==> flow/design.v <==
module axi4_slave #(
    parameter int          NUM_REGS   = 4     ,
    parameter integer      ID_WIDTH   = 4     ,
    parameter integer      ADDR_WIDTH = 32    ,
    parameter integer      DATA_WIDTH = 32    ,
    parameter logic [31:0] BASE_ADDR  = 32'h0
)(
    input  logic                     ACLK,
    input  logic                     ARESETN,
    input  logic [ID_WIDTH-1:0]       S_AXI_AWID     ,
    input  logic [ADDR_WIDTH-1:0]     S_AXI_AWADDR   ,
    input  logic [7:0]                S_AXI_AWLEN    ,
    input  logic [2:0]                S_AXI_AWSIZE   ,
    input  logic [1:0]                S_AXI_AWBURST  ,
    input  logic                      S_AXI_AWVALID  ,
    output logic                      S_AXI_AWREADY  ,
    input  logic [DATA_WIDTH-1:0]     S_AXI_WDATA    ,
    input  logic [(DATA_WIDTH/8)-1:0] S_AXI_WSTRB    ,
    input  logic                      S_AXI_WLAST    ,
    input  logic                      S_AXI_WVALID   ,
    output logic                      S_AXI_WREADY   ,
    output logic [ID_WIDTH-1:0]       S_AXI_BID      ,
    output logic [1:0]                S_AXI_BRESP    ,
    output logic                      S_AXI_BVALID   ,
    input  logic                      S_AXI_BREADY   ,
    input  logic [ID_WIDTH-1:0  ]     S_AXI_ARID     ,
    input  logic [ADDR_WIDTH-1:0]     S_AXI_ARADDR   ,
    input  logic [7:0]                S_AXI_ARLEN    ,
    input  logic [2:0]                S_AXI_ARSIZE   ,
    input  logic [1:0]                S_AXI_ARBURST  ,
    input  logic                      S_AXI_ARVALID  ,
    output logic                      S_AXI_ARREADY  ,
    output logic [ID_WIDTH-1:0  ]     S_AXI_RID      ,
    output logic [DATA_WIDTH-1:0]     S_AXI_RDATA    ,
    output logic [1:0]                S_AXI_RRESP    ,
    output logic                      S_AXI_RLAST    ,
    output logic                      S_AXI_RVALID   ,
    input  logic                      S_AXI_RREADY   ,
    output logic                      write_en        ,
    output logic                      read_en
);
localparam ADDR_LSB     = $clog2(DATA_WIDTH / 8);
localparam ADDR_INDEX_W = $clog2(NUM_REGS);
logic [DATA_WIDTH-1:0] regfile [NUM_REGS-1:0];  
logic [ADDR_INDEX_W-1:0] write_ptr;
typedef enum logic [1:0] {
    WR_IDLE,     
    WR_WAIT,     
    WR_DATA,     
    WR_RESP      
} wr_state_t;
wr_state_t wr_state, wr_next;
logic awc_hs, wc_hs; 
logic [ADDR_WIDTH-1:0]      addr_latch     ;
logic [ID_WIDTH-1:0]        awid_latch     ;
logic [7:0]  awlen_latch    ;
logic [2:0]  awsize_latch   ;
logic [1:0]  awburst_latch  ;
logic [DATA_WIDTH-1:0]      wdata_latch    ; 
logic [(DATA_WIDTH/8)-1:0]  wstrb_latch    ;
logic                       wlast_latch    ;
logic [ADDR_WIDTH-1:0]      awaddr_latch   ;
logic [11:0] wr_transfer_size, wr_wrap_start, wr_transfer_size_latch, wr_wrap_start_latch, wr_wrap_end, wr_wrap_end_latch;
assign wr_transfer_size = (awlen_latch + 1)*(2**awsize_latch);
assign wr_wrap_start    = (S_AXI_AWADDR/ wr_transfer_size) * wr_transfer_size;
assign wr_wrap_end      = wr_wrap_start + wr_transfer_size;
logic [7:0] wr_beat_count;  
logic awaddr_err, wstrb_err, wr_burst_err;
always_comb begin
    wr_next = wr_state;  
    case(wr_state)
        WR_IDLE : if (S_AXI_AWVALID || S_AXI_WVALID)                          wr_next = WR_WAIT;
        WR_WAIT : if (awc_hs && wc_hs)                                        wr_next = WR_DATA;
        WR_DATA : if (S_AXI_WLAST || wstrb_err || awaddr_err || wr_burst_err) wr_next = WR_RESP;
        WR_RESP : if (S_AXI_BREADY)                                           wr_next = WR_IDLE;
    endcase
end
always_ff @(posedge ACLK or negedge ARESETN) begin
    if (!ARESETN)
        wr_state <= WR_IDLE;
    else
        wr_state <= wr_next;
end
always_ff @(posedge ACLK or negedge ARESETN) begin
    if (!ARESETN) begin
        S_AXI_AWREADY          <=  0    ;
        awc_hs                 <= '0    ;
        awid_latch             <= '0    ;
        awlen_latch            <= '0    ;
        awsize_latch           <= '0    ;
        awburst_latch          <= '0    ;
        awaddr_err             <= '0    ;
        wr_burst_err           <= '0    ;
        S_AXI_WREADY           <=  0    ;
        wr_beat_count          <=  0    ;
        write_ptr              <= '0    ;  
        wc_hs                  <= '0    ;
        wr_transfer_size_latch <= '0    ;
        wr_wrap_start_latch    <= '0    ;
        wr_wrap_end_latch      <= '0    ;
        wstrb_err              <= '0    ;
        S_AXI_BID              <= '0    ;
        S_AXI_BVALID           <= '0    ;
        S_AXI_BRESP            <= 2'b00 ;
        for (int r = 0; r < NUM_REGS; r++)
            regfile[r]         <= '0    ;
    end
    else begin
        case(wr_state)
            WR_IDLE: begin
                S_AXI_AWREADY          <= '0;
                S_AXI_WREADY           <= '0;
                awc_hs                 <= '0;
                awid_latch             <= '0;
                awlen_latch            <= '0;
                awsize_latch           <= '0;
                awburst_latch          <= '0;
                write_ptr              <= '0;
                wr_transfer_size_latch <= '0;
                wr_wrap_start_latch    <= '0;
                wr_wrap_end_latch      <= '0;
                S_AXI_BID              <= '0;
                S_AXI_BRESP            <= '0;
                S_AXI_BVALID           <= '0;
                awaddr_err             <= '0;
                wr_burst_err           <= '0;
                wstrb_err              <= '0;
            end
            WR_WAIT: begin
                if(S_AXI_AWVALID) begin
                    S_AXI_AWREADY          <= 1'b1              ;
                    awc_hs                 <= 1'b1              ;
                    awid_latch             <= S_AXI_AWID        ;
                    awlen_latch            <= S_AXI_AWLEN       ;
                    awsize_latch           <= S_AXI_AWSIZE      ;
                    awburst_latch          <= S_AXI_AWBURST     ;
                    awaddr_latch           <= S_AXI_AWADDR      ;
                    write_ptr              <= S_AXI_AWADDR[4:2] ;
                    wr_transfer_size_latch <= wr_transfer_size  ;
                    wr_wrap_start_latch    <= wr_wrap_start     ;
                    wr_wrap_end_latch      <= wr_wrap_end       ;
                end
                S_AXI_WREADY <= 1'b1;
                if(S_AXI_WVALID) begin
                    wc_hs        <= 1'b1;
                end
            end
            WR_DATA: begin
                S_AXI_AWREADY <= 1'b0;  
                if(!(wstrb_err || awaddr_err || wr_burst_err) && wr_beat_count < awlen_latch + 1) begin
                    for (int i = 0; i < DATA_WIDTH/8; i++) begin
                        if (S_AXI_WSTRB[i])
                            regfile[write_ptr][8*i +: 8] <= S_AXI_WDATA[8*i +: 8];
                    end
                    wr_beat_count <= wr_beat_count + 1;
                    case(awburst_latch)  
                        2'b00: write_ptr <= write_ptr;       
                        2'b01: begin
                            if(write_ptr >= awlen_latch) begin
                                awaddr_err <= 1'b1;
                            end
                            else begin
                                write_ptr <= write_ptr + 1;   
                            end
                        end
                        2'b10: begin                         
                            if (write_ptr + 1 == wr_wrap_end_latch) begin
                                write_ptr <= wr_wrap_start_latch;
                            end
                            else begin
                                write_ptr <= write_ptr + 1;
                            end
                        end
                        2'b11:  wr_burst_err <= 1'b1;   
                    endcase
                end
                if(S_AXI_WSTRB == '0) begin
                    wstrb_err <= 1'b1;
                end
                if (wr_beat_count == 0) begin
                    if(!(awaddr_latch[1:0] == 2'b00)) begin
                        awaddr_err <= 1'b1;
                    end
                end
                if(wr_beat_count > 0) begin
                    if (write_ptr < awaddr_latch[ADDR_LSB +: ADDR_INDEX_W] || write_ptr > awaddr_latch[ADDR_LSB +: ADDR_INDEX_W] + (1 << ADDR_INDEX_W) - 1) begin
                        awaddr_err <=1'b1;
                    end
                end
            end
            WR_RESP: begin
                wr_beat_count <= '0;
                S_AXI_WREADY  <= 1'b0;
                S_AXI_BVALID  <= 1'b1;
                S_AXI_BID     <= awid_latch;
                S_AXI_BRESP  <= (awaddr_err)                ? 2'b11 :   
                                (wstrb_err || wr_burst_err) ? 2'b10 :   
                                                              2'b00 ;   
                if (S_AXI_BREADY && S_AXI_BVALID) begin
                    awc_hs        <= 1'b0;
                    wc_hs         <= 1'b0;
                    S_AXI_BVALID  <= 1'b0;
                    write_ptr     <= '0;
                end
            end
        endcase
    end
end
typedef enum logic [1:0] {
    RD_IDLE,     
    RD_WAIT,     
    RD_DATA      
} rd_state_t;
rd_state_t rd_state, rd_next;
logic ar_hs;
logic [7:0] rd_beat_count;
logic ar_err, r_burst_err;
always_comb begin
    rd_next = rd_state;
    case(rd_state)
        RD_IDLE: if (S_AXI_ARVALID)                               rd_next = RD_WAIT;
        RD_WAIT: if (ar_hs )                                      rd_next = RD_DATA;
        RD_DATA: if (rd_beat_count == 0 || ar_err || r_burst_err) rd_next = RD_IDLE;
    endcase
end
always_ff @(posedge ACLK or negedge ARESETN) begin
    if(!ARESETN) begin
        rd_state <= RD_IDLE;
    end
    else begin
        rd_state <= rd_next;
    end
end
logic [ADDR_INDEX_W-1:0] read_ptr;
logic [ADDR_WIDTH-1:0]  arid_latch    ;
logic [7:0]             arlen_latch   ;
logic [2:0]             arsize_latch  ;
logic [ADDR_WIDTH-1:0]  araddr_latch  ;
logic [1:0]             arburst_latch ;
logic                   rd_complete   ;
logic [11:0] rd_transfer_size, rd_wrap_start, rd_transfer_size_latch, rd_wrap_start_latch, rd_wrap_end, rd_wrap_end_latch;
assign rd_transfer_size = (arlen_latch + 1)*(2**arsize_latch);
assign rd_wrap_start    = (S_AXI_ARADDR/ rd_transfer_size) * rd_transfer_size;
assign rd_wrap_end      = rd_wrap_start + rd_transfer_size;
always_ff @(posedge ACLK or negedge ARESETN) begin
    if(!ARESETN) begin
        S_AXI_ARREADY <=  0   ;
        S_AXI_RID     <= '0   ;
        S_AXI_RDATA   <= '0   ;
        S_AXI_RRESP   <= 2'b00;
        S_AXI_RLAST   <=  0   ;
        S_AXI_RVALID  <=  0   ;
        read_ptr      <= '0   ;
        ar_hs         <=  0   ;
    end
    else begin
        case(rd_state)
            RD_IDLE: begin
                S_AXI_ARREADY          <=  0;
                S_AXI_RLAST            <=  0;
                S_AXI_RVALID           <=  0;
                ar_hs                  <=  0;
                arid_latch             <= '0;
                arlen_latch            <= '0;
                arsize_latch           <= '0;
                araddr_latch           <= '0;
                r_burst_err            <= '0;
                ar_err                 <= '0;
                arburst_latch          <= '0;
                read_ptr               <= '0;
                rd_beat_count          <= '0;
                rd_transfer_size_latch <= '0;
                rd_wrap_start_latch    <= '0;
                rd_wrap_end_latch      <= '0;
            end
            RD_WAIT: begin
                S_AXI_ARREADY          <= 1'b1              ;
                ar_hs                  <= 1'b1              ;
                arid_latch             <= S_AXI_ARID        ;
                arlen_latch            <= S_AXI_ARLEN       ;
                araddr_latch           <= S_AXI_ARADDR      ;
                arsize_latch           <= S_AXI_ARSIZE      ;
                arburst_latch          <= S_AXI_ARBURST     ;
                read_ptr               <= S_AXI_ARADDR[4:2] ;
                rd_beat_count          <= arlen_latch + 1   ;
                rd_transfer_size_latch <= rd_transfer_size  ;
                rd_wrap_start_latch    <= rd_wrap_start     ;   
                rd_wrap_end_latch      <= rd_wrap_end       ;
            end
            RD_DATA: begin
                S_AXI_ARREADY          <= 1'b0;
                if (rd_beat_count == arlen_latch + 1 && !(araddr_latch[1:0] == 2'b00)) begin
                    ar_err <= 1'b1;
                    if (S_AXI_RREADY) begin
                        S_AXI_RVALID <= 1'b1;
                        S_AXI_RLAST  <= 1'b1;
                        S_AXI_RID    <= arid_latch;
                        S_AXI_RRESP  <= 2'b11;
                    end
                end
                else if (rd_beat_count == arlen_latch && (read_ptr < araddr_latch[4:2] || read_ptr > araddr_latch[4:2] + 7)) begin
                    ar_err <= 1'b1;
                    if (S_AXI_RREADY) begin
                        S_AXI_RVALID <= 1'b1;
                        S_AXI_RLAST  <= 1'b1;
                        S_AXI_RID    <= arid_latch;
                        S_AXI_RRESP  <= 2'b11;
                    end
                end
                else if (arburst_latch == 2'b11) begin
                    r_burst_err <= 1'b1;
                    if (S_AXI_RREADY) begin
                        S_AXI_RVALID <= 1'b1;
                        S_AXI_RLAST  <= 1'b1;
                        S_AXI_RID    <= arid_latch;
                        S_AXI_RRESP  <= 2'b01;
                    end
                end
                else begin
                    if(rd_beat_count > 1 && S_AXI_RREADY) begin
                        S_AXI_RVALID <= 1'b1;
                        S_AXI_RDATA  <= regfile[read_ptr];
                        S_AXI_RID    <= arid_latch;
                        case(arburst_latch)
                            2'b00: read_ptr <= read_ptr;         
                            2'b01: 
                                if(read_ptr >= arlen_latch) begin
                                    ar_err <= 1'b1;
                                end
                                else begin 
                                read_ptr <= read_ptr + 1;     
                                end
                            2'b10:                               
                                if (read_ptr + 1 == rd_wrap_end_latch) begin
                                    read_ptr <= rd_wrap_start_latch;
                                end
                                else begin
                                    read_ptr <= read_ptr + 1;
                                end
                        endcase
                        rd_beat_count <= rd_beat_count - 1;
                    end
                    else if (rd_beat_count == 1 && S_AXI_RREADY) begin
                        S_AXI_RVALID <= 1'b1;
                        S_AXI_RLAST  <= 1'b1;
                        S_AXI_RDATA  <= regfile[read_ptr];
                        S_AXI_RID    <= arid_latch;
                        S_AXI_RRESP  <= (ar_err)      ? 2'b11 :   
                                        (r_burst_err) ? 2'b10 :   
                                                        2'b00 ;   
                        rd_beat_count <= 0;
                    end
                end
            end
        endcase
    end
end
assign write_en = awc_hs && wc_hs;
assign read_en  = ar_hs;
endmodule
Subject: tool reports on axi4_slave

Hi,

Reports on axi4_slave
Each step is given for the RTL above and for the edited RTL.
"before" refers to lines of the RTL above, "after" to lines of the edited file.
"diff" is "after" less "before", of the values as shown; "rel_change_pct" is that difference over "before", in percent.
{"block": "setup", "design": "axi4_slave", "clock": "ACLK", "lib": "sky130hd", "lib_corner": "tt_025C_1v80"}

Diff
The edit as a unified diff against the file above.
A script made this edit. It changes what the design does and was not meant as an optimisation.
begin of diff
@@ -234,5 +234,5 @@
 logic [ADDR_INDEX_W-1:0] read_ptr;
 logic [ADDR_WIDTH-1:0]  arid_latch    ;
-logic [7:0]             arlen_latch   ;
+logic [3:0]             arlen_latch   ;
 logic [2:0]             arsize_latch  ;
 logic [ADDR_WIDTH-1:0]  araddr_latch  ;
end of diff

Word-level counts
Counts by Yosys on the flattened word-level netlist (proc, flatten, opt, wreduce). Print and check cells are left out.
{"block": "word_totals", "element": "elab_cells", "before": 346, "after": 346, "diff": 0, "rel_change_pct": 0.00}
{"block": "word_totals", "element": "latchBits", "before": 0, "after": 0, "diff": 0}
{"block": "word_totals", "element": "ram_bits", "before": 0, "after": 0, "diff": 0}
{"block": "word_totals", "element": "out_inout_bits", "before": 52, "after": 52, "diff": 0, "rel_change_pct": 0.00}
{"block": "word_totals", "element": "register_bits", "before": 281, "after": 277, "diff": -4, "rel_change_pct": -1.42}
{"block": "word_totals", "element": "in_bits", "before": 142, "after": 142, "diff": 0, "rel_change_pct": 0.00}
{"block": "word_totals", "element": "clocked_rd_ports_x_width", "before": 0, "after": 0, "diff": 0}
{"block": "word_totals", "element": "romBits", "before": 0, "after": 0, "diff": 0}
{"block": "word_totals", "element": "n_memories", "before": 0, "after": 0, "diff": 0}
{"block": "op_classes", "element": "n_eq", "before": 54, "after": 54, "diff": 0, "rel_change_pct": 0.00}
{"block": "op_classes", "element": "div", "before": 2, "after": 2, "diff": 0, "rel_change_pct": 0.00}
{"block": "op_classes", "element": "addsub", "before": 11, "after": 11, "diff": 0, "rel_change_pct": 0.00}
{"block": "op_classes", "element": "shifts", "before": 2, "after": 2, "diff": 0, "rel_change_pct": 0.00}
{"block": "op_classes", "element": "n_logic", "before": 3, "after": 3, "diff": 0, "rel_change_pct": 0.00}
{"block": "op_classes", "element": "n_mul", "before": 4, "after": 4, "diff": 0, "rel_change_pct": 0.00}
{"block": "op_classes", "element": "cmp", "before": 9, "after": 9, "diff": 0, "rel_change_pct": 0.00}
{"block": "op_classes", "element": "reduce_logical", "before": 85, "after": 85, "diff": 0, "rel_change_pct": 0.00}
{"block": "op_classes", "element": "muxes", "before": 121, "after": 121, "diff": 0, "rel_change_pct": 0.00}
{"block": "op_table", "op": "parallel mux 4 bit (select 2 bit)", "before": 3, "after": 4, "diff": 1, "rel_change_pct": 33.33}
{"block": "op_table", "op": "parallel mux 8 bit (select 2 bit)", "before": 3, "after": 2, "diff": -1, "rel_change_pct": -33.33}
{"block": "op_table", "op": "adder 8 x 1 -> 9 bit (second input constant)", "before": 2, "after": 1, "diff": -1, "rel_change_pct": -50.00}
{"block": "op_table", "op": "greater-or-equal comparator 2 x 8 -> 1 bit", "before": 2, "after": 1, "diff": -1, "rel_change_pct": -50.00}
{"block": "op_table", "op": "equality test 8 bit", "before": 1, "after": 0, "diff": -1, "rel_change_pct": -100.00}
{"block": "op_table", "op": "equality test 8 x 9 -> 1 bit", "before": 1, "after": 0, "diff": -1, "rel_change_pct": -100.00}
{"block": "op_table", "op": "adder 4 x 1 -> 5 bit (second input constant)", "before": 0, "after": 1, "diff": 1}
{"block": "op_table", "op": "equality test 8 x 4 -> 1 bit", "before": 0, "after": 1, "diff": 1}
{"block": "op_table", "op": "equality test 8 x 5 -> 1 bit", "before": 0, "after": 1, "diff": 1}
{"block": "op_table", "op": "greater-or-equal comparator 2 x 4 -> 1 bit", "before": 0, "after": 1, "diff": 1}
{"block": "op_table", "op": "2-to-1 mux 1 bit", "before": 34, "after": 34, "diff": 0, "rel_change_pct": 0.00}
{"block": "op_table", "op": "2-to-1 mux 2 bit", "before": 31, "after": 31, "diff": 0, "rel_change_pct": 0.00}
{"block": "op_table", "op": "AND reduction 4 bit", "before": 19, "after": 19, "diff": 0, "rel_change_pct": 0.00}
{"block": "op_table", "op": "!= test 2 bit (second input constant)", "before": 18, "after": 18, "diff": 0, "rel_change_pct": 0.00}
{"block": "op_table", "op": "parallel mux 1 bit (select 2 bit)", "before": 13, "after": 13, "diff": 0, "rel_change_pct": 0.00}
{"block": "op_table", "op": "equality test 2 bit (second input constant)", "before": 11, "after": 11, "diff": 0, "rel_change_pct": 0.00}
{"block": "op_table", "op": "logical OR 1 bit", "before": 11, "after": 11, "diff": 0, "rel_change_pct": 0.00}
{"block": "op_table", "op": "nonzero test 2 bit", "before": 11, "after": 11, "diff": 0, "rel_change_pct": 0.00}
{"block": "op_table", "op": "logical AND 1 bit", "before": 7, "after": 7, "diff": 0, "rel_change_pct": 0.00}
{"block": "op_table", "op": "2-to-1 mux 4 bit", "before": 7, "after": 7, "diff": 0, "rel_change_pct": 0.00}
{"block": "op_table", "op": "2-to-1 mux 8 bit", "before": 7, "after": 7, "diff": 0, "rel_change_pct": 0.00}
{"block": "op_table", "op": "parallel mux 2 bit (select 2 bit)", "before": 7, "after": 7, "diff": 0, "rel_change_pct": 0.00}
{"block": "op_table", "op": "AND reduction 2 bit", "before": 7, "after": 7, "diff": 0, "rel_change_pct": 0.00}
{"block": "op_table", "op": "equality test 2 x 1 -> 1 bit (second input constant)", "before": 6, "after": 6, "diff": 0, "rel_change_pct": 0.00}
{"block": "op_table", "op": "logical NOT 2 bit", "before": 6, "after": 6, "diff": 0, "rel_change_pct": 0.00}
{"block": "op_table", "op": "!= test 4 bit (second input constant)", "before": 6, "after": 6, "diff": 0, "rel_change_pct": 0.00}
{"block": "op_table", "op": "!= test 3 bit (second input constant)", "before": 5, "after": 5, "diff": 0, "rel_change_pct": 0.00}
{"block": "op_table", "op": "AND reduction 3 bit", "before": 5, "after": 5, "diff": 0, "rel_change_pct": 0.00}
The list need not be complete.

Longest topological paths
Yosys ltp: most cells in a row. Word level: on the elaborated netlist, between registers, memories and ports. Mapped: between sequential cells and ports; inverters and the memories' decode and read muxes count.
{"block": "depth", "element": "depth_word", "before": 10, "after": 10, "diff": 0, "rel_change_pct": 0.00}
{"block": "depth", "element": "abc_area", "before": "0", "after": "0"}
{"block": "depth", "element": "mapped_depth", "before": 550, "after": 549, "diff": -1, "rel_change_pct": -0.18}
{"block": "depth", "element": "ltp_nobuf", "before": 511, "after": 507, "diff": -4, "rel_change_pct": -0.78}

Mapped cells and area
Yosys stat after the flow's synthesis: flattened, memories mapped to cells. It holds for the ABC_AREA given above (unset counts as 0); a run with the other value may have another netlist.
{"block": "types", "cell": "sky130_fd_sc_hd__nor2_1", "before": 731, "after": 785, "diff": 54, "rel_change_pct": 7.39}
{"block": "types", "cell": "sky130_fd_sc_hd__a21oi_1", "before": 461, "after": 498, "diff": 37, "rel_change_pct": 8.03}
{"block": "types", "cell": "sky130_fd_sc_hd__nand3_1", "before": 167, "after": 200, "diff": 33, "rel_change_pct": 19.76}
{"block": "types", "cell": "sky130_fd_sc_hd__o21ai_0", "before": 312, "after": 341, "diff": 29, "rel_change_pct": 9.29}
{"block": "types", "cell": "sky130_fd_sc_hd__a21o_1", "before": 128, "after": 152, "diff": 24, "rel_change_pct": 18.75}
{"block": "types", "cell": "sky130_fd_sc_hd__nor4_1", "before": 66, "after": 43, "diff": -23, "rel_change_pct": -34.85}
{"block": "types", "cell": "sky130_fd_sc_hd__mux2i_1", "before": 67, "after": 48, "diff": -19, "rel_change_pct": -28.36}
{"block": "types", "cell": "sky130_fd_sc_hd__o21a_1", "before": 433, "after": 415, "diff": -18, "rel_change_pct": -4.16}
{"block": "types", "cell": "sky130_fd_sc_hd__fa_1", "before": 150, "after": 132, "diff": -18, "rel_change_pct": -12.00}
{"block": "types", "cell": "sky130_fd_sc_hd__nand4_1", "before": 95, "after": 81, "diff": -14, "rel_change_pct": -14.74}
{"block": "types", "cell": "sky130_fd_sc_hd__a21boi_0", "before": 19, "after": 33, "diff": 14, "rel_change_pct": 73.68}
{"block": "types", "cell": "sky130_fd_sc_hd__buf_2", "before": 34, "after": 47, "diff": 13, "rel_change_pct": 38.24}
{"block": "types", "cell": "sky130_fd_sc_hd__a2111oi_0", "before": 10, "after": 23, "diff": 13, "rel_change_pct": 130.00}
{"block": "types", "cell": "sky130_fd_sc_hd__or3_1", "before": 81, "after": 69, "diff": -12, "rel_change_pct": -14.81}
{"block": "types", "cell": "sky130_fd_sc_hd__a31oi_1", "before": 79, "after": 91, "diff": 12, "rel_change_pct": 15.19}
{"block": "types", "cell": "sky130_fd_sc_hd__xnor2_1", "before": 272, "after": 261, "diff": -11, "rel_change_pct": -4.04}
{"block": "types", "cell": "sky130_fd_sc_hd__o22ai_1", "before": 46, "after": 35, "diff": -11, "rel_change_pct": -23.91}
{"block": "types", "cell": "sky130_fd_sc_hd__inv_1", "before": 395, "after": 385, "diff": -10, "rel_change_pct": -2.53}
The list need not be complete.
{"block": "synth_totals", "element": "seq_area_um2", "before": 7359.6, "after": 7239.4, "diff": -120.2, "rel_change_pct": -1.63}
{"block": "synth_totals", "element": "cell_count", "before": 8007, "after": 8195, "diff": 188, "rel_change_pct": 2.35}
{"block": "synth_totals", "element": "ff_cells", "before": 284, "after": 280, "diff": -4, "rel_change_pct": -1.41}
{"block": "synth_totals", "element": "yosys_area_um2", "before": 61413.9, "after": 62433.6, "diff": 1019.7, "rel_change_pct": 1.66}
{"block": "synth_totals", "element": "buffers", "before": 287, "after": 297, "diff": 10, "rel_change_pct": 3.48}

Path before layout
OpenSTA on the mapped netlist: ideal clock, no wires. The path of least setup slack (recovery checks aside). Input and output delay are each 20% of the period. Register names are those of the netlist, which keeps one name where synthesis merged equal registers.
{"block": "synth_timing", "element": "path_kind", "before": "in2reg", "after": "in2reg"}
{"block": "synth_timing", "element": "startpoint", "before": "input port S_AXI_ARADDR[31]", "after": "input port S_AXI_ARADDR[31]"}
{"block": "synth_timing", "element": "endpoint", "before": "register rd_wrap_end_latch[11]", "after": "register rd_wrap_end_latch[11]"}
{"block": "synth_timing", "element": "delay_ps", "before": 98435, "after": 99452, "diff": 1017, "rel_change_pct": 1.03}
{"block": "synth_timing", "element": "required_ps", "before": 199733, "after": 199734, "diff": 1, "rel_change_pct": 0.00}
{"block": "synth_timing", "element": "input_delay_ps", "before": 40000, "after": 40000, "diff": 0, "rel_change_pct": 0.00}
{"block": "synth_timing", "element": "setup_slack_ps", "before": 61565, "after": 60548, "diff": -1017}
{"block": "synth_timing", "element": "setup_time_ps", "before": 267, "after": 266, "diff": -1}
{"block": "synth_timing", "element": "tclk_ps", "before": 200000, "after": 200000, "diff": 0, "rel_change_pct": 0.00}
{"block": "synth_timing", "element": "launch_ps", "before": 40000, "after": 40000, "diff": 0, "rel_change_pct": 0.00}
{"block": "synth_timing", "element": "driving_pins", "before": 505, "after": 505, "diff": 0, "rel_change_pct": 0.00}
{"block": "synth_timing", "element": "t_arrival_ps", "before": 138168, "after": 139186, "diff": 1018, "rel_change_pct": 0.74}
{"block": "synth_timing", "element": "n_path_buf", "before": 44, "after": 47, "diff": 3, "rel_change_pct": 6.82}
{"block": "synth_timing", "element": "synth_period_reached_ps", "before": 138435, "after": 139452, "diff": 1017, "rel_change_pct": 0.73}
"delay_ps" = arrival - input delay + setup time.
"driving_pins" counts driving pins, that of a launching flip-flop among them; a cell with two outputs on the path counts twice.
"synth_period_reached_ps" is the clock period less the worst setup slack; recovery checks do not enter. This is arithmetic on one report: input and output delays are still those of the set period (20% each).
Between the ends stands the longest chain of elaborated cells between them, by number of cells; it is not shown to be the way that was timed. Of several equally long chains one is given.
Each line given opens the expression or statement behind the cell; cells for indexed reads and writes are added by Yosys, which also makes memories of some case tables.
{"block": "synth_between_before", "path_cell_list": "sky130_fd_sc_hd__ha_1 > sky130_fd_sc_hd__a21oi_1 > sky130_fd_sc_hd__ha_1 > sky130_fd_sc_hd__o21a_1 > sky130_fd_sc_hd__o21ai_0 > sky130_fd_sc_hd__nor3_1 > sky130_fd_sc_hd__mux2i_1 > sky130_fd_sc_hd__ha_1 > sky130_fd_sc_hd__o21a_1 > sky130_fd_sc_hd__o21ai_0 > sky130_fd_sc_hd__a21oi_1 > sky130_fd_sc_hd__nand2_1 > sky130_fd_sc_hd__nand2_1 > sky130_fd_sc_hd__o21ai_0 > sky130_fd_sc_hd__ha_1 > sky130_fd_sc_hd__o21a_1 > sky130_fd_sc_hd__o21a_1 > sky130_fd_sc_hd__o21a_1 > [469 not listed] > sky130_fd_sc_hd__inv_1 > sky130_fd_sc_hd__o21bai_1 > sky130_fd_sc_hd__a21oi_1 > sky130_fd_sc_hd__xnor2_1 > sky130_fd_sc_hd__xnor2_1 > sky130_fd_sc_hd__xnor2_1 > sky130_fd_sc_hd__xnor2_1 > sky130_fd_sc_hd__xnor2_1 > sky130_fd_sc_hd__xor2_1 > sky130_fd_sc_hd__xnor2_1 > sky130_fd_sc_hd__xnor2_1 > sky130_fd_sc_hd__xnor2_1 > sky130_fd_sc_hd__xnor2_1 > sky130_fd_sc_hd__xnor2_1 > sky130_fd_sc_hd__xnor2_1 > sky130_fd_sc_hd__xnor2_1 > sky130_fd_sc_hd__nand2b_1 > sky130_fd_sc_hd__mux2i_1", "elab_chain_cells": 4, "cone_cells": 4, "cone_lines": 3, "cone_classes": "add/sub: 1; mul: 1; div: 1; mux: 1"}
{"block": "synth_lines_before", "element": "start: declaration", "line": 27, "text": "input  logic [ADDR_WIDTH-1:0]     S_AXI_ARADDR   ,"}
{"block": "synth_lines_before", "element": "divider 32 x 12 -> 32 bit", "line": 243, "text": "assign rd_wrap_start    = (S_AXI_ARADDR/ rd_transfer_size) * rd_transfer_size;"}
{"block": "synth_lines_before", "element": "multiplier 32 x 12 -> 12 bit", "line": 243}
{"block": "synth_lines_before", "element": "adder 12 bit", "line": 244, "text": "assign rd_wrap_end      = rd_wrap_start + rd_transfer_size;"}
{"block": "synth_lines_before", "element": "parallel mux 12 bit (select 2 bit)", "line": 257, "text": "case(rd_state)"}
{"block": "synth_lines_before", "element": "end: assignment", "line": 274, "text": "rd_wrap_end_latch      <= '0;"}
{"block": "synth_lines_before", "element": "end: assignment", "line": 288, "text": "rd_wrap_end_latch      <= rd_wrap_end       ;"}
{"block": "synth_lines_before", "element": "end: declaration", "line": 241, "text": "logic [11:0] rd_transfer_size, rd_wrap_start, rd_transfer_size_latch, rd_wrap_start_latch, rd_wrap_end, rd_wra ..."}
{"block": "synth_between_after", "path_cell_list": "sky130_fd_sc_hd__ha_1 > sky130_fd_sc_hd__inv_1 > sky130_fd_sc_hd__nor4_1 > sky130_fd_sc_hd__nand4_1 > sky130_fd_sc_hd__nor2_1 > sky130_fd_sc_hd__o211ai_1 > sky130_fd_sc_hd__o21ai_0 > sky130_fd_sc_hd__ha_1 > sky130_fd_sc_hd__o21a_1 > sky130_fd_sc_hd__o211a_1 > sky130_fd_sc_hd__nand2_1 > sky130_fd_sc_hd__mux2_2 > sky130_fd_sc_hd__ha_1 > sky130_fd_sc_hd__o21a_1 > sky130_fd_sc_hd__o21a_1 > sky130_fd_sc_hd__nor2_1 > sky130_fd_sc_hd__o41ai_1 > sky130_fd_sc_hd__o21ai_0 > [469 not listed] > sky130_fd_sc_hd__a21oi_1 > sky130_fd_sc_hd__o21bai_1 > sky130_fd_sc_hd__a21oi_1 > sky130_fd_sc_hd__xnor2_1 > sky130_fd_sc_hd__xnor2_1 > sky130_fd_sc_hd__xnor2_1 > sky130_fd_sc_hd__xor2_1 > sky130_fd_sc_hd__xnor2_1 > sky130_fd_sc_hd__xnor2_1 > sky130_fd_sc_hd__xnor2_1 > sky130_fd_sc_hd__xnor2_1 > sky130_fd_sc_hd__xnor2_1 > sky130_fd_sc_hd__xnor2_1 > sky130_fd_sc_hd__xnor2_1 > sky130_fd_sc_hd__xnor2_1 > sky130_fd_sc_hd__xnor2_1 > sky130_fd_sc_hd__xnor2_1 > sky130_fd_sc_hd__nor2_1", "elab_chain_cells": 4, "cone_cells": 4, "cone_lines": 3, "cone_classes": "add/sub: 1; mul: 1; div: 1; mux: 1"}
{"block": "synth_lines_after", "element": "start: declaration", "line": 27, "text": "input  logic [ADDR_WIDTH-1:0]     S_AXI_ARADDR   ,"}
{"block": "synth_lines_after", "element": "divider 32 x 12 -> 32 bit", "line": 243, "text": "assign rd_wrap_start    = (S_AXI_ARADDR/ rd_transfer_size) * rd_transfer_size;"}
{"block": "synth_lines_after", "element": "multiplier 32 x 12 -> 12 bit", "line": 243}
{"block": "synth_lines_after", "element": "adder 12 bit", "line": 244, "text": "assign rd_wrap_end      = rd_wrap_start + rd_transfer_size;"}
{"block": "synth_lines_after", "element": "parallel mux 12 bit (select 2 bit)", "line": 257, "text": "case(rd_state)"}
{"block": "synth_lines_after", "element": "end: assignment", "line": 274, "text": "rd_wrap_end_latch      <= '0;"}
{"block": "synth_lines_after", "element": "end: assignment", "line": 288, "text": "rd_wrap_end_latch      <= rd_wrap_end       ;"}
{"block": "synth_lines_after", "element": "end: declaration", "line": 241, "text": "logic [11:0] rd_transfer_size, rd_wrap_start, rd_transfer_size_latch, rd_wrap_start_latch, rd_wrap_end, rd_wra ..."}

Path in the finished layout
Path of least setup slack in the final report of the runs of pair A (OpenROAD, finished layout, wires in). Where an end is a register, its clock arrival counts in the times.
The report prints the path's times to 10 ps; the period is as set.
{"block": "layout_timing", "element": "path_kind", "before": "in2reg", "after": "in2reg"}
{"block": "layout_timing", "element": "startpoint", "before": "input port S_AXI_AWADDR[31]", "after": "input port S_AXI_ARADDR[2]"}
{"block": "layout_timing", "element": "endpoint", "before": "register wr_wrap_end_latch[11]", "after": "register rd_wrap_end_latch[11]"}
{"block": "layout_timing", "element": "launch_ps", "before": 40000, "after": 40000, "diff": 0, "rel_change_pct": 0.00}
{"block": "layout_timing", "element": "required_ps", "before": 200460, "after": 200280, "diff": -180, "rel_change_pct": -0.09}
{"block": "layout_timing", "element": "driving_pins", "before": 455, "after": 457, "diff": 2, "rel_change_pct": 0.44}
{"block": "layout_timing", "element": "setup_time_ps", "before": 120, "after": 270, "diff": 150}
{"block": "layout_timing", "element": "input_delay_ps", "before": 40000, "after": 40000, "diff": 0, "rel_change_pct": 0.00}
{"block": "layout_timing", "element": "n_path_buf", "before": 5, "after": 8, "diff": 3, "rel_change_pct": 60.00}
{"block": "layout_timing", "element": "t_arrival_ps", "before": 152260, "after": 156430, "diff": 4170, "rel_change_pct": 2.74}
{"block": "layout_timing", "element": "setup_slack_ps", "before": 48200, "after": 43850, "diff": -4350}
{"block": "layout_timing", "element": "tclk_ps", "before": 200000, "after": 200000, "diff": 0, "rel_change_pct": 0.00}
Between the ends stands the longest chain of elaborated cells between them, by number of cells; it is not shown to be the way that was timed. Of several equally long chains one is given.
At most two assigning lines are given for a register; there are more.
{"block": "layout_between_before", "path_cell_list": "sky130_fd_sc_hd__clkdlybuf4s50_1 > sky130_fd_sc_hd__ha_1 > sky130_fd_sc_hd__o21ai_0 > sky130_fd_sc_hd__nor3_1 > sky130_fd_sc_hd__a31oi_1 > sky130_fd_sc_hd__a31oi_1 > sky130_fd_sc_hd__ha_1 > sky130_fd_sc_hd__o21ai_0 > sky130_fd_sc_hd__nand2b_1 > sky130_fd_sc_hd__and2_1 > sky130_fd_sc_hd__a21oi_1 > sky130_fd_sc_hd__a31oi_1 > sky130_fd_sc_hd__ha_1 > sky130_fd_sc_hd__o21a_1 > sky130_fd_sc_hd__o21a_1 > sky130_fd_sc_hd__o21a_1 > sky130_fd_sc_hd__o31ai_1 > sky130_fd_sc_hd__a22o_1 > [419 not listed] > sky130_fd_sc_hd__inv_1 > sky130_fd_sc_hd__o21bai_1 > sky130_fd_sc_hd__a21oi_1 > sky130_fd_sc_hd__xnor2_1 > sky130_fd_sc_hd__xnor2_1 > sky130_fd_sc_hd__xnor2_1 > sky130_fd_sc_hd__xnor2_1 > sky130_fd_sc_hd__xnor2_1 > sky130_fd_sc_hd__xnor2_1 > sky130_fd_sc_hd__xnor2_1 > sky130_fd_sc_hd__xnor2_1 > sky130_fd_sc_hd__xnor2_1 > sky130_fd_sc_hd__xnor2_1 > sky130_fd_sc_hd__xnor2_1 > sky130_fd_sc_hd__xnor2_1 > sky130_fd_sc_hd__xnor2_1 > sky130_fd_sc_hd__xor2_1 > sky130_fd_sc_hd__o21ai_1", "elab_chain_cells": 5, "cone_cells": 5, "cone_lines": 4, "cone_classes": "add/sub: 1; mul: 1; div: 1; mux: 2"}
{"block": "layout_lines_before", "element": "start: declaration", "line": 11, "text": "input  logic [ADDR_WIDTH-1:0]     S_AXI_AWADDR   ,"}
{"block": "layout_lines_before", "element": "divider 32 x 12 -> 32 bit", "line": 65, "text": "assign wr_wrap_start    = (S_AXI_AWADDR/ wr_transfer_size) * wr_transfer_size;"}
{"block": "layout_lines_before", "element": "multiplier 32 x 12 -> 12 bit", "line": 65}
{"block": "layout_lines_before", "element": "adder 12 bit", "line": 66, "text": "assign wr_wrap_end      = wr_wrap_start + wr_transfer_size;"}
{"block": "layout_lines_before", "element": "2-to-1 mux 12 bit", "line": 130, "text": "if(S_AXI_AWVALID) begin"}
{"block": "layout_lines_before", "element": "parallel mux 12 bit (select 2 bit)", "line": 109, "text": "case(wr_state)"}
{"block": "layout_lines_before", "element": "end: assignment", "line": 100, "text": "wr_wrap_end_latch      <= '0    ;"}
{"block": "layout_lines_before", "element": "end: assignment", "line": 141, "text": "wr_wrap_end_latch      <= wr_wrap_end       ;"}
{"block": "layout_lines_before", "element": "end: declaration", "line": 63, "text": "logic [11:0] wr_transfer_size, wr_wrap_start, wr_transfer_size_latch, wr_wrap_start_latch, wr_wrap_end, wr_wra ..."}
{"block": "layout_between_after", "path_cell_list": "sky130_fd_sc_hd__clkdlybuf4s50_1 > sky130_fd_sc_hd__nor4_2 > sky130_fd_sc_hd__nand4_1 > sky130_fd_sc_hd__nor2_1 > sky130_fd_sc_hd__o211ai_1 > sky130_fd_sc_hd__o21ai_0 > sky130_fd_sc_hd__ha_1 > sky130_fd_sc_hd__o21a_1 > sky130_fd_sc_hd__o211a_1 > sky130_fd_sc_hd__nand2_1 > sky130_fd_sc_hd__mux2_2 > sky130_fd_sc_hd__ha_1 > sky130_fd_sc_hd__o21a_1 > sky130_fd_sc_hd__o21a_1 > sky130_fd_sc_hd__nor2_1 > sky130_fd_sc_hd__o41ai_1 > sky130_fd_sc_hd__o21ai_0 > sky130_fd_sc_hd__ha_1 > [421 not listed] > sky130_fd_sc_hd__a21oi_1 > sky130_fd_sc_hd__o21bai_1 > sky130_fd_sc_hd__a21oi_1 > sky130_fd_sc_hd__xnor2_1 > sky130_fd_sc_hd__xnor2_1 > sky130_fd_sc_hd__xnor2_1 > sky130_fd_sc_hd__xor2_1 > sky130_fd_sc_hd__xnor2_1 > sky130_fd_sc_hd__xnor2_1 > sky130_fd_sc_hd__xnor2_1 > sky130_fd_sc_hd__xnor2_1 > sky130_fd_sc_hd__xnor2_1 > sky130_fd_sc_hd__xnor2_1 > sky130_fd_sc_hd__xnor2_1 > sky130_fd_sc_hd__xnor2_1 > sky130_fd_sc_hd__xnor2_1 > sky130_fd_sc_hd__xnor2_1 > sky130_fd_sc_hd__nor2_1", "elab_chain_cells": 4, "cone_cells": 4, "cone_lines": 3, "cone_classes": "add/sub: 1; mul: 1; div: 1; mux: 1"}
{"block": "layout_lines_after", "element": "start: declaration", "line": 27, "text": "input  logic [ADDR_WIDTH-1:0]     S_AXI_ARADDR   ,"}
{"block": "layout_lines_after", "element": "divider 32 x 12 -> 32 bit", "line": 243, "text": "assign rd_wrap_start    = (S_AXI_ARADDR/ rd_transfer_size) * rd_transfer_size;"}
{"block": "layout_lines_after", "element": "multiplier 32 x 12 -> 12 bit", "line": 243}
{"block": "layout_lines_after", "element": "adder 12 bit", "line": 244, "text": "assign rd_wrap_end      = rd_wrap_start + rd_transfer_size;"}
{"block": "layout_lines_after", "element": "parallel mux 12 bit (select 2 bit)", "line": 257, "text": "case(rd_state)"}
{"block": "layout_lines_after", "element": "end: assignment", "line": 274, "text": "rd_wrap_end_latch      <= '0;"}
{"block": "layout_lines_after", "element": "end: assignment", "line": 288, "text": "rd_wrap_end_latch      <= rd_wrap_end       ;"}
{"block": "layout_lines_after", "element": "end: declaration", "line": 241, "text": "logic [11:0] rd_transfer_size, rd_wrap_start, rd_transfer_size_latch, rd_wrap_start_latch, rd_wrap_end, rd_wra ..."}

Layout results
Runs of the flow (Yosys, OpenROAD) on both versions; the two runs of a pair have the same settings. The constraints put input and output delay at 20% of the set period each and load the outputs with 0.01 pF.
{"block": "settings_pair_A", "CORE_UTILIZATION": 40, "PLACE_DENSITY": 0.6, "period_ns": 200.0, "CAP_MARGIN": 20, "CORE_MARGIN": 2, "SLEW_MARGIN": 20}
{"block": "measured_pair_A", "element": "timing.hold.ws_ps", "before": 474, "after": 475, "diff": 1}
{"block": "measured_pair_A", "element": "achievedPeriod_ps", "before": 151798, "after": 156146, "diff": 4348, "rel_change_pct": 2.86}
{"block": "measured_pair_A", "element": "final_util_pct", "before": 43.6, "after": 43.6, "diff": 0.0}
{"block": "measured_pair_A", "element": "fin_ws_ps", "before": 48202, "after": 43854, "diff": -4348}
{"block": "measured_pair_A", "element": "design.die.area_um2", "before": 156685.0, "after": 159261.0, "diff": 2576.0, "rel_change_pct": 1.64}
{"block": "measured_pair_A", "element": "yosys.chip_area_um2", "before": 61413.9, "after": 62433.6, "diff": 1019.7, "rel_change_pct": 1.66}
{"block": "settings_pair_B", "ABC_AREA": 1, "CELL_PAD_IN_SITES_DETAIL_PLACEMENT": 2, "CORE_MARGIN": 2, "CORE_UTILIZATION": 21, "CTS_CLUSTER_SIZE": 100, "MAX_ROUTING_LAYER": "met4", "MIN_ROUTING_LAYER": "met1", "PLACE_DENSITY_LB_ADDON": 0.27, "SETUP_SLACK_MARGIN": -2.0, "SLEW_MARGIN": 0, "period_ns": 262.0, "CAP_MARGIN": 20}
{"block": "measured_pair_B", "element": "timing.hold.ws_ps", "before": 476, "after": 484, "diff": 8}
{"block": "measured_pair_B", "element": "achievedPeriod_ps", "before": 154977, "after": 152021, "diff": -2956, "rel_change_pct": -1.91}
{"block": "measured_pair_B", "element": "final_util_pct", "before": 23.3, "after": 23.3, "diff": 0.0}
{"block": "measured_pair_B", "element": "fin_ws_ps", "before": 107023, "after": 109979, "diff": 2956}
{"block": "measured_pair_B", "element": "design.die.area_um2", "before": 336261.0, "after": 331770.0, "diff": -4491.0, "rel_change_pct": -1.34}
{"block": "measured_pair_B", "element": "yosys.chip_area_um2", "before": 69644.3, "after": 68707.1, "diff": -937.2, "rel_change_pct": -1.35}
By "achievedPeriod_ps" is meant the clock period of the run minus its worst setup slack. This is arithmetic on one report: input and output delays are still those of the set period (20% each).

Regards
